==> flow/design.v <==
`timescale 1ns / 1ps
module display7(clk, seg_number, an_number, seg, an, btnU
    );
    input clk, btnU;
    output reg [7:0] seg;
    output reg [3:0] an;
    input wire [3:0] seg_number;
    input wire [1:0] an_number;
    always @ (*)
    begin 
        case(seg_number)
            4'h0: seg = 8'b11000000;
            4'h1: seg = 8'b11111001;
            4'h2: seg = 8'b10100100;
            4'h3: seg = 8'b10110000;
            4'h4: seg = 8'b10011001;
            4'h5: seg = 8'b10010010;
            4'h6: seg = 8'b10000010;
            4'h7: seg = 8'b11111000;
            4'h8: seg = 8'b10000000;
            4'h9: seg = 8'b10010000;
            default: seg = 8'b00000000;
        endcase
        case(an_number)
            2'b00: an = 4'b0111;
            2'b01:
            begin
            an = 4'b1011;
            seg[7] = 0;
            end
            2'b10: an = 4'b1101;
            2'b11: an = 4'b1110;
            default: an = 4'b0000;
        endcase
     end 
endmodule
`timescale 1ns / 1ps
module notes(clk, rst, speaker, signal
    );
    input clk;
    input rst;
    input [1:0] signal;
    output reg speaker;
    reg [3:0] seg_number;
    reg [1:0] an_number;
    reg [7:0] counter;
    always @(posedge clk)
    begin
        if (rst)
        begin
            counter <= 0;
            speaker <= 0;
        end
        else if (signal == 2'b00)
        begin
            counter <= 0;
            speaker <= 0;
        end  
        else if (signal == 2'b01)
        begin
            if(counter==55) counter <= 0; else counter <= counter+1;
            speaker <= counter[5];
        end
        else  
        begin
            if(counter==221) counter <= 0; else counter <= counter+1;
            speaker <= counter[7];
        end
    end
endmodule
`timescale 1ns / 1ps
module randomNumber #(parameter BITS = 5)(
    input clk,
    input rst,
    output reg [4:0] data
    );
   reg [4:0] data_next;
   always @* begin
    data_next[4] = data[4]^data[1];
    data_next[3] = data[3]^data[0];
    data_next[2] = data[2]^data_next[4];
    data_next[1] = data[1]^data_next[3];
    data_next[0] = data[0]^data_next[2];
   end
   always @(posedge clk) begin
    if(rst)
        data <= 5'h1f;
    else
        data <= data_next;
   end
endmodule
`timescale 1ns / 1ps
module clock_1hz(clk, rst, clk_1hz
    );
    input clk;
    input rst;
    output clk_1hz;
    reg clk_1hz;
    reg [12:0] counter;
    always @ (posedge clk)
        if (rst)
            begin
                counter <= 0;
                clk_1hz <= 0;
            end
        else if (counter == 13'd4999)
            begin
                counter <= 0;
                clk_1hz <= 1;
            end
        else
            begin
                clk_1hz <= 0;
                counter <= counter + 1;
            end    
endmodule
`timescale 1ns / 1ps
module clock_500hz(clk, rst, clk_500hz
    );
    input clk;
    input rst;
    output clk_500hz;
    reg clk_500hz;
    reg [3:0] counter;
    always @ (posedge clk)
        begin
            if (rst)
            begin
                counter <= 0;
                clk_500hz <= 0;
            end
            else if (counter == 4'd9)
            begin
                counter <= 0;
                clk_500hz <= 1;
            end
            else
            begin
                clk_500hz <= 0;
                counter <= counter + 1;
            end    
        end
endmodule
`timescale 1ns / 1ps
module bopit(clk, rst, btnR, btnD, btnL, btnU, btnS, sw, seg, an, led, speaker 
    );
    input clk;
    input rst;
    input btnR, btnS, btnD, btnU, btnL;
    input [7:0] sw;
    output reg [7:0] led;
    output [7:0] seg;
    output [3:0] an;
    reg [3:0] seg_number;
    reg [1:0] an_number;
    wire clk_1hz;  
    wire clk_500hz;  
    wire [4:0] randomBop;  
    output wire speaker;
    reg [1:0] signal;  
    reg [7:0] ledCode;
    reg [3:0] bopCode; 
    reg [3:0] ones_seconds;
    reg [3:0] tens_seconds;
    reg [3:0] ones_score;
    reg [3:0] tens_score;
    integer an_toggle;
    integer an_index;
    integer gameOn;
    integer command_type;
    integer command_number;
    integer roundWon;
    integer roundDelay;
    integer fail_count;
    notes bop_notes(
        .clk(clk),
        .rst(rst),
        .signal(signal),
        .speaker(speaker)
    );
    randomNumber randomNum (
        .clk(clk),
        .rst(rst),
        .data(randomBop)
    );
    clock_1hz clock_1 (
		.clk(clk), 
		.rst(rst),
		.clk_1hz(clk_1hz)
	);
    clock_500hz clock_500 (
        .clk(clk),
        .rst(rst),
        .clk_500hz(clk_500hz)
    );
    display7 segmentDisplay (
            .clk(clk), 
            .seg_number(seg_number), 
            .an_number(an_number), 
            .seg(seg), 
            .an(an), 
            .btnU(btnU) 
    );
    always @ (posedge clk)
    if (rst)
    begin
        ones_seconds <= 0;
        tens_seconds <= 0;
        command_type <= 10;
        command_number <= 8;
        an_toggle <= 0;
        an_index <= 0;
        ones_score <= 0;
        tens_score <= 0;
        bopCode <= 0;
        ledCode <= 0;
        gameOn <= 1;
        roundWon <= 0;
        roundDelay <= 0;
        signal <= 0;
        fail_count <= 0;
        seg_number <= 0;
        an_number <= 0;
        led <= 0;
    end
    else
    begin
        if (btnS)
        begin
            roundWon <= 0;
            roundDelay <= 0;
            gameOn <= 1;
            ones_score <= 0;
            tens_score <= 0;
            ones_seconds <= 0;
            tens_seconds <= 0;
            bopCode <= randomBop % 12;
            fail_count <= 0;
        end
        if (!roundWon)
        begin
        case(bopCode)
            0:
            begin  
                if (sw[0])
                begin
                    roundWon <= 1;
                end
                else if(sw[7:0] || btnU || btnL || btnD || btnR)
                begin
                    gameOn <= 0;
                end
            end
            1:
            begin  
                if (sw[1])
                begin
                    roundWon <= 1;
                end
                else if(sw[7:0] || btnU || btnL || btnD || btnR)
                begin
                    gameOn <= 0;
                end
            end
            2:
            begin  
                if (sw[2])
                begin
                    roundWon <= 1;
                end
                else if(sw[7:0] || btnU || btnL || btnD || btnR)
                begin
                    gameOn <= 0;
                end
            end
            3:
            begin  
                if (sw[3])
                begin
                    roundWon <= 1;
                end
                else if(sw[7:0] || btnU || btnL || btnD || btnR)
                begin
                    gameOn <= 0;
                end
            end
            4:
            begin  
                if (sw[4])
                begin
                    roundWon <= 1;
                end
                else if(sw[7:0] || btnU || btnL || btnD || btnR)
                begin
                    gameOn <= 0;
                end
            end
            5:
            begin  
                if (sw[5])
                begin
                    roundWon <= 1;
                end
                else if(sw[7:0] || btnU || btnL || btnD || btnR)
                begin
                    gameOn <= 0;
                end
            end
            6:
            begin  
                if (sw[6])
                begin
                    roundWon <= 1;
                end
                else if(sw[7:0] || btnU || btnL || btnD || btnR)
                begin
                    gameOn <= 0;
                end
            end
            7:
            begin  
                if (sw[7])
                begin
                    roundWon <= 1;
                end
                else if(sw[7:0] || btnU || btnL || btnD || btnR)
                begin
                    gameOn <= 0;
                end
            end
            8:
            begin  
                if (btnU)
                begin
                    roundWon <= 1;
                end
                else if(sw[7:0] || btnU || btnL || btnD || btnR)
                begin
                    gameOn <= 0;
                end
            end
            9:
            begin  
                if (btnR)
                begin
                    roundWon <= 1;
                end
                else if(sw[7:0] || btnU || btnL || btnD || btnR)
                begin
                    gameOn <= 0;
                end
            end
            10:
            begin  
                if (btnD)
                begin
                    roundWon <= 1;
                end
                else if(sw[7:0] || btnU || btnL || btnD || btnR)
                begin
                    gameOn <= 0;
                end
            end
            11:
            begin  
                if (btnL)
                begin
                    roundWon <= 1;
                end
                else if(sw[7:0] || btnU || btnL || btnD || btnR)
                begin
                    gameOn <= 0;
                end
            end
        endcase
        end
        if (clk_1hz && gameOn)
        begin
            if (roundWon)
            begin
                if (roundDelay == 0)
                    signal <= 1;
                if (roundDelay == 1)
                    signal <= 0;
                if (roundDelay == 3)
                begin
                    roundWon <= 0;
                    roundDelay <= 0;
                    bopCode <= randomBop % 12;
                    if (ones_score == 4'b1001)
                    begin
                       ones_score <= 0; 
                       tens_score <= tens_score + 1;
                    end
                    else
                    begin
                       ones_score <= ones_score + 1;
                    end
                end
                else
                begin
                    roundDelay <= roundDelay + 1;
                end
                   ones_seconds <= 0;
                   tens_seconds <= 0;
            end
            else
            begin 
                ones_seconds <= ones_seconds + 1;
                if (ones_seconds == 4'b1001)
                begin
                    ones_seconds <= 0; 
                    tens_seconds <= tens_seconds + 1;
                end
            end
        end
        if (tens_seconds == 4'b0001)
        begin
            ones_seconds <= 0;
            tens_seconds <= 0;
            gameOn <= 0;
        end
        if (clk_500hz && gameOn)  
        begin
            an_index <= an_toggle % 4;
            case(an_index)
                0:
                begin
                    if (bopCode > 4'b0111)  
                    begin
                        seg_number <= 4'b1000;
                        ledCode <= 8'b00000000;
                        led [7:0] <= ledCode [7:0];
                    end
                    else  
                    begin
                        seg_number <= 4'b0101;
                        ledCode <= 8'b00000001 << (bopCode % 8);
                        led [7:0] <= ledCode [7:0];
                    end
                    an_number <= an_index;
                end
                1:
                begin
                    seg_number <= bopCode % 8; 
                    an_number <= an_index;
                end
                2:
                begin
                    seg_number <= tens_seconds;
                    an_number <= an_index;
                end
                3:
                begin
                    seg_number <= ones_seconds;
                    an_number <= an_index;                  
                end
                default:
                begin
                    seg_number <= 0;
                    an_number <= 0;
                end
            endcase
            an_toggle <= an_toggle + 1;
        end
        else if (clk_500hz && !gameOn)
        begin
            if (fail_count != 500)
            begin
                signal <= 2;
                fail_count <= fail_count + 1;
            end
            if (fail_count == 500)
                signal <= 0;
            an_index <= an_toggle % 4;
            case(an_index)
                0:
                begin
                    seg_number <= 0;
                    an_number <= an_index;
                end
                1:
                begin
                    seg_number <= 0;
                    an_number <= an_index;
                end
                2:
                begin
                    seg_number <= tens_score;
                    an_number <= an_index;
                end
                3:
                begin
                    seg_number <= ones_score;
                    an_number <= an_index;                  
                end
                default:
                begin
                    seg_number <= 0;
                    an_number <= 0;
                end
            endcase
            an_toggle <= an_toggle + 1;
        end
    end
endmodule
# Reports on bopit
# The steps from the RTL of bopit to its reports follow in flow order.
# Line numbers count from 1 in the design file above.
# Operators carry their Yosys type and port widths (W data, S select, Z words).
# Cell names lack the library's common part.
# Not given: n/a
dict set report design {
  top_module {bopit}
  clock {clk}
  cell_library {sky130hd}
  lib_corner {tt_025C_1v80}
}

# After elaboration
# Counts by Yosys on the flattened word-level netlist (proc, flatten, opt, wreduce; memories kept). Print and check cells are left out. Cells with the same type and inputs are merged into one.
# Memory sizes are those after Yosys's memory passes, which may raise the word count (mostly to a power of two), join words into wider ones and drop unused or constant bits.
dict set report word_totals {
  mem_bits_ro 128
  input_bits 15
  word_cells 194
  latchBits 0
  ramBits 0
  output_inout_bits 21
  mem_count 1
  clocked_rd_ports_x_width 8
  ff_bits 269
}
dict set report op_classes {
  shifts 1
  div_mod_pow 1
  addsub 10
  reduce_and_logical 25
  n_cmp 1
  bitwise 6
  equal 29
  mul 0
  mux 96
}
# name size width rd wr line
set memory_table {}
lappend memory_table {{(name not given)} 16 8 1 0 11} ;# case(seg_number)
# op n
set ops {}
lappend ops {{$mux W32} 44}
lappend ops {{$pmux W32 S12} 2}
lappend ops {{$logic_not A32 Y1} 4}
lappend ops {{$mod A5 B4 Y32 const B} 1}
lappend ops {{$mux W4} 27}
lappend ops {{$add A32 B2 Y32 const B} 3}
lappend ops {{$eq A32 B2 Y1 const B} 3}
lappend ops {{$logic_and A1 B32 Y1} 2}
lappend ops {{$eq A32 B1 Y1 const B} 1}
lappend ops {{$eq A32 B10 Y1 const B} 1}
lappend ops {{$ne A32 B10 Y1 const B} 1}
lappend ops {{$eq A32 B3 Y1 const B} 1}
lappend ops {{$reduce_bool A32 Y1} 1}
lappend ops {{$pmux W4 S4} 2}
lappend ops {{$mux W8} 4}
lappend ops {{$eq A4 B4 Y1 const B} 7}
lappend ops {{$mux W2} 11}
lappend ops {{$add A4 B1 Y4 const B} 5}
lappend ops {{$eq A4 B3 Y1 const B} 4}
lappend ops {{$add A13 B1 Y13 const B} 1}
lappend ops {{$eq A13 B13 Y1 const B} 1}
lappend ops {{$reduce_or A2 Y1} 5}
lappend ops {{$shl A1 B3 Y8 const A} 1}
lappend ops {{$eq A4 B1 Y1 const B} 2}
lappend ops {{$eq A4 B2 Y1 const B} 2}
lappend ops {{$add A8 B1 Y8 const B} 1}
lappend ops {{$logic_or A8 B1 Y1} 1}
lappend ops {{$eq A8 B6 Y1 const B} 1}
# Not listed: further kinds 17, cells in them 30.

# Depth
# Yosys ltp: most cells in a row. Word level: on the elaborated netlist, between registers, memories and ports. Mapped: between sequential cells and ports; inverters and the memories' decode and read muxes count.
dict set report logic_depth {
  depth_word 9
  abc_area 1
  ltp_mapped 18
  depth_no_buf 17
}

# Netlist
# Source: synth_stat.txt of the flow (Yosys; design flattened, memories mapped). It holds for the ABC_AREA given above (unset counts as 0); a run with the other value may have another netlist.
# The area totals of this step are shown rounded.
# type n area_total_um2
set types {}
lappend types {dfxtp_1 248 4.96E+03}
lappend types {nand2_1 411 1542.73}
lappend types {nor2_1 269 1.01E+03}
lappend types {nand3_1 190 950.912}
lappend types {inv_1 178 668.141}
lappend types {a21oi_1 129 645.619}
lappend types {xor2_1 40 350.336}
lappend types {nor3_1 63 315.302}
lappend types {o21ai_0 59 295.283}
lappend types {nand4_1 45 281.52}
lappend types {ha_1 22 275.264}
lappend types {a211oi_1 34 255.245}
lappend types {buf_6 13 146.39}
lappend types {clkbuf_1 32 120.115}
lappend types {nand3_2 10 100.096}
lappend types {xnor2_1 11 96.342}
lappend types {nor2_8 4 80.077}
lappend types {nor2_4 7 78.826}
# Not listed: further types 28, cells in them 118.
dict set report synth_totals {
  flip_flops 248
  area_um2 13000
  mapped_cells 1883
  buf_cells 72
  sequential_area_um2 4960
}

# Path before layout
# Source: OpenSTA report_checks on the synthesized netlist (no wires, ideal clock, input and output delay 20% of the period each), path of least setup slack; recovery checks are left aside. Register names are those of the netlist, which keeps one name where synthesis merged equal registers.
dict set report synth_path {
  kind {input port to flip-flop}
  startpoint {in btnL}
  endpoint {reg gameOn[12]}
  t_first_pin_ps 2000
  setup_ps 112
  setup_slack_ps 6812
  delay_ps 1188
  arrival_ps 3076
  stages 13
  n_path_buf 2
  period_ps 10000
  required_ps 9888
  in_delay_ps 2000
  period_less_setup_slack_ps 3188
}
# "delay_ps" is the arrival time less input delay plus setup time.
# "stages": output pins that drive a net of the path, with the launching flip-flop's if there is one; two outputs of one cell count as two.
# "period_less_setup_slack_ps" is the clock period less the worst setup slack; recovery checks do not enter. This is arithmetic on one report: input and output delays are still those of the set period (20% each).
# The rows between start and end are the longest chain of elaborated cells between them; the timing report does not say that the signal goes this way. Where chains are equally long, one stands for them.
# Each line given opens the expression or statement behind the cell; cells for indexed reads and writes are added by Yosys, which also makes memories of some case tables.
# A register here has more assigning lines than the two given.
dict set report synth_via {
  cell_sequence {inv_1 nand3_1 nor2_1 nand3_2 buf_4 nand2_1 nand2_1 nand2_1 nor2_2 nand3_2 nor2_4 buf_6 nor2_1}
  elab_chain_cells 7
  cells_between 18
  classes_between {mux: 15; reduce/logical: 3}
}
# item line
set synth_lines {}
lappend synth_lines {{start: declaration} 149} ;# input btnR, btnS, btnD, btnU, btnL;
lappend synth_lines {{$logic_or A1 B1 Y1 x3} 370} ;# else if(sw[7:0] || btnU || btnL || btnD || btnR)
lappend synth_lines {{$mux W32} 370}
lappend synth_lines {{$mux W32} 366} ;# if (btnL)
lappend synth_lines {{$pmux W32 S12} 242} ;# case(bopCode)
lappend synth_lines {{$mux W32} 240} ;# if (!roundWon)
lappend synth_lines {{end: assignment} 232} ;# gameOn <= 1;
lappend synth_lines {{end: assignment} 251} ;# gameOn <= 0;
lappend synth_lines {{end: declaration} 169} ;# integer gameOn;

# Worst path after layout
# From the final timing report of job 1: the path of least setup slack in the routed layout; clock arrival at registers is part of the times.
# The path's times are printed in steps of 10 ps; the period is the one set.
dict set report layout_path {
  kind {flip-flop to output port}
  startpoint {reg an_number[1]}
  endpoint {out seg[7]}
  period_ps 2870
  stages 4
  arrival_ps 1770
  t_first_pin_ps 560
  required_ps 2300
  setup_slack_ps 520
  output_delay_ps 570
  n_path_buf 1
}
# The rows between start and end are the longest chain of elaborated cells between them; the timing report does not say that the signal goes this way. Where chains are equally long, one stands for them.
# A register here has more assigning lines than the two given.
dict set report layout_via {
  cell_sequence {dfxtp_1 inv_1 a21boi_0 clkdlybuf4s50_1}
  elab_chain_cells 3
  cells_between 6
  lines_between 1
  classes_between {eq/ne: 3; mux: 1; reduce/logical: 2}
}
# item line
set layout_lines {}
lappend layout_lines {{start: declaration} 155} ;# reg [1:0] an_number;
lappend layout_lines {{start: assignment} 441} ;# an_number <= an_index;
lappend layout_lines {{start: assignment} 446} ;# an_number <= an_index;
lappend layout_lines {{$logic_not A2 Y1} 24} ;# case(an_number)
lappend layout_lines {{$reduce_or A3 Y1} n/a}
lappend layout_lines {{$pmux W1 S2} 24}
lappend layout_lines {{end: declaration} 152} ;# output [7:0] seg;

# Design bopit on sky130hd. What follows are 3 stored runs of the flow, each under its own settings; their order means nothing. The constraints put input and output delay at 20% of the set period each and load the outputs with 0.01 pF.
# "timing.achieved_period_ps" is the run's clock period less its worst setup slack. It is reckoned from that one timing run; input and output delays stay at 20% of the period that was set.
# "worst_path_allowed_less_slack_ps" is the time allowed to the run's worst setup path (the clock period less input and output delay, where it has them) less its slack. Clock arrival times count: a late capture clock shortens it, a late launch clock lengthens it.
# By "fin_power_w" is meant OpenSTA's value without simulated activity: inputs other than the clock are taken to toggle once in ten clock periods, and the tool carries that through the logic.
# "worst_path_allowed_less_slack_ps" is given in steps of 10 ps.
# Values from the reports are rounded here.
run="job 1" settings ABC_AREA=1 CAP_MARGIN=0 CELL_PAD_IN_SITES_DETAIL_PLACEMENT=2 CELL_PAD_IN_SITES_GLOBAL_PLACEMENT=1 CORE_UTILIZATION=17 CTS_CLUSTER_DIAMETER=307 GPL_ROUTABILITY_DRIVEN=0 MIN_ROUTING_LAYER="met2" PLACE_DENSITY_LB_ADDON=0.24 SETUP_SLACK_MARGIN=0.39 SLEW_MARGIN=20 period_ns=2.87 CORE_MARGIN=2
run="job 1" results timing.achieved_period_ps=2347 synthesis_area_um2=13000 final_die_area_um2=78400 setupTns_ps=0 worst_path_allowed_less_slack_ps=1770 worst_setup_path_type="flip-flop to output port" layout_stdcell_area_um2=15600 setup_worst_slack_ps=523 fin_power_w=0.00891
run="job 2" settings CELL_PAD_IN_SITES_DETAIL_PLACEMENT=2 CELL_PAD_IN_SITES_GLOBAL_PLACEMENT=3 CORE_UTILIZATION=40 PLACE_DENSITY_LB_ADDON=0.3 period_ns=10.0 CAP_MARGIN=20 CORE_MARGIN=2 SLEW_MARGIN=20
run="job 2" results synthesis_area_um2=11700 worst_path_allowed_less_slack_ps=2120 worst_setup_path_type="input port to flip-flop" setup_worst_slack_ps=5880 setupTns_ps=0 layout_stdcell_area_um2=13200 timing.achieved_period_ps=4116 fin_power_w=0.00229 final_die_area_um2=30600
run="job 3" settings CORE_UTILIZATION=16 period_ns=3.93 CAP_MARGIN=20 CORE_MARGIN=2 SLEW_MARGIN=20
run="job 3" results setupTns_ps=0 timing.achieved_period_ps=3028 synthesis_area_um2=11700 setup_worst_slack_ps=902 worst_path_allowed_less_slack_ps=3030 worst_setup_path_type="flip-flop to flip-flop" final_die_area_um2=75200 fin_power_w=0.00562 layout_stdcell_area_um2=14000
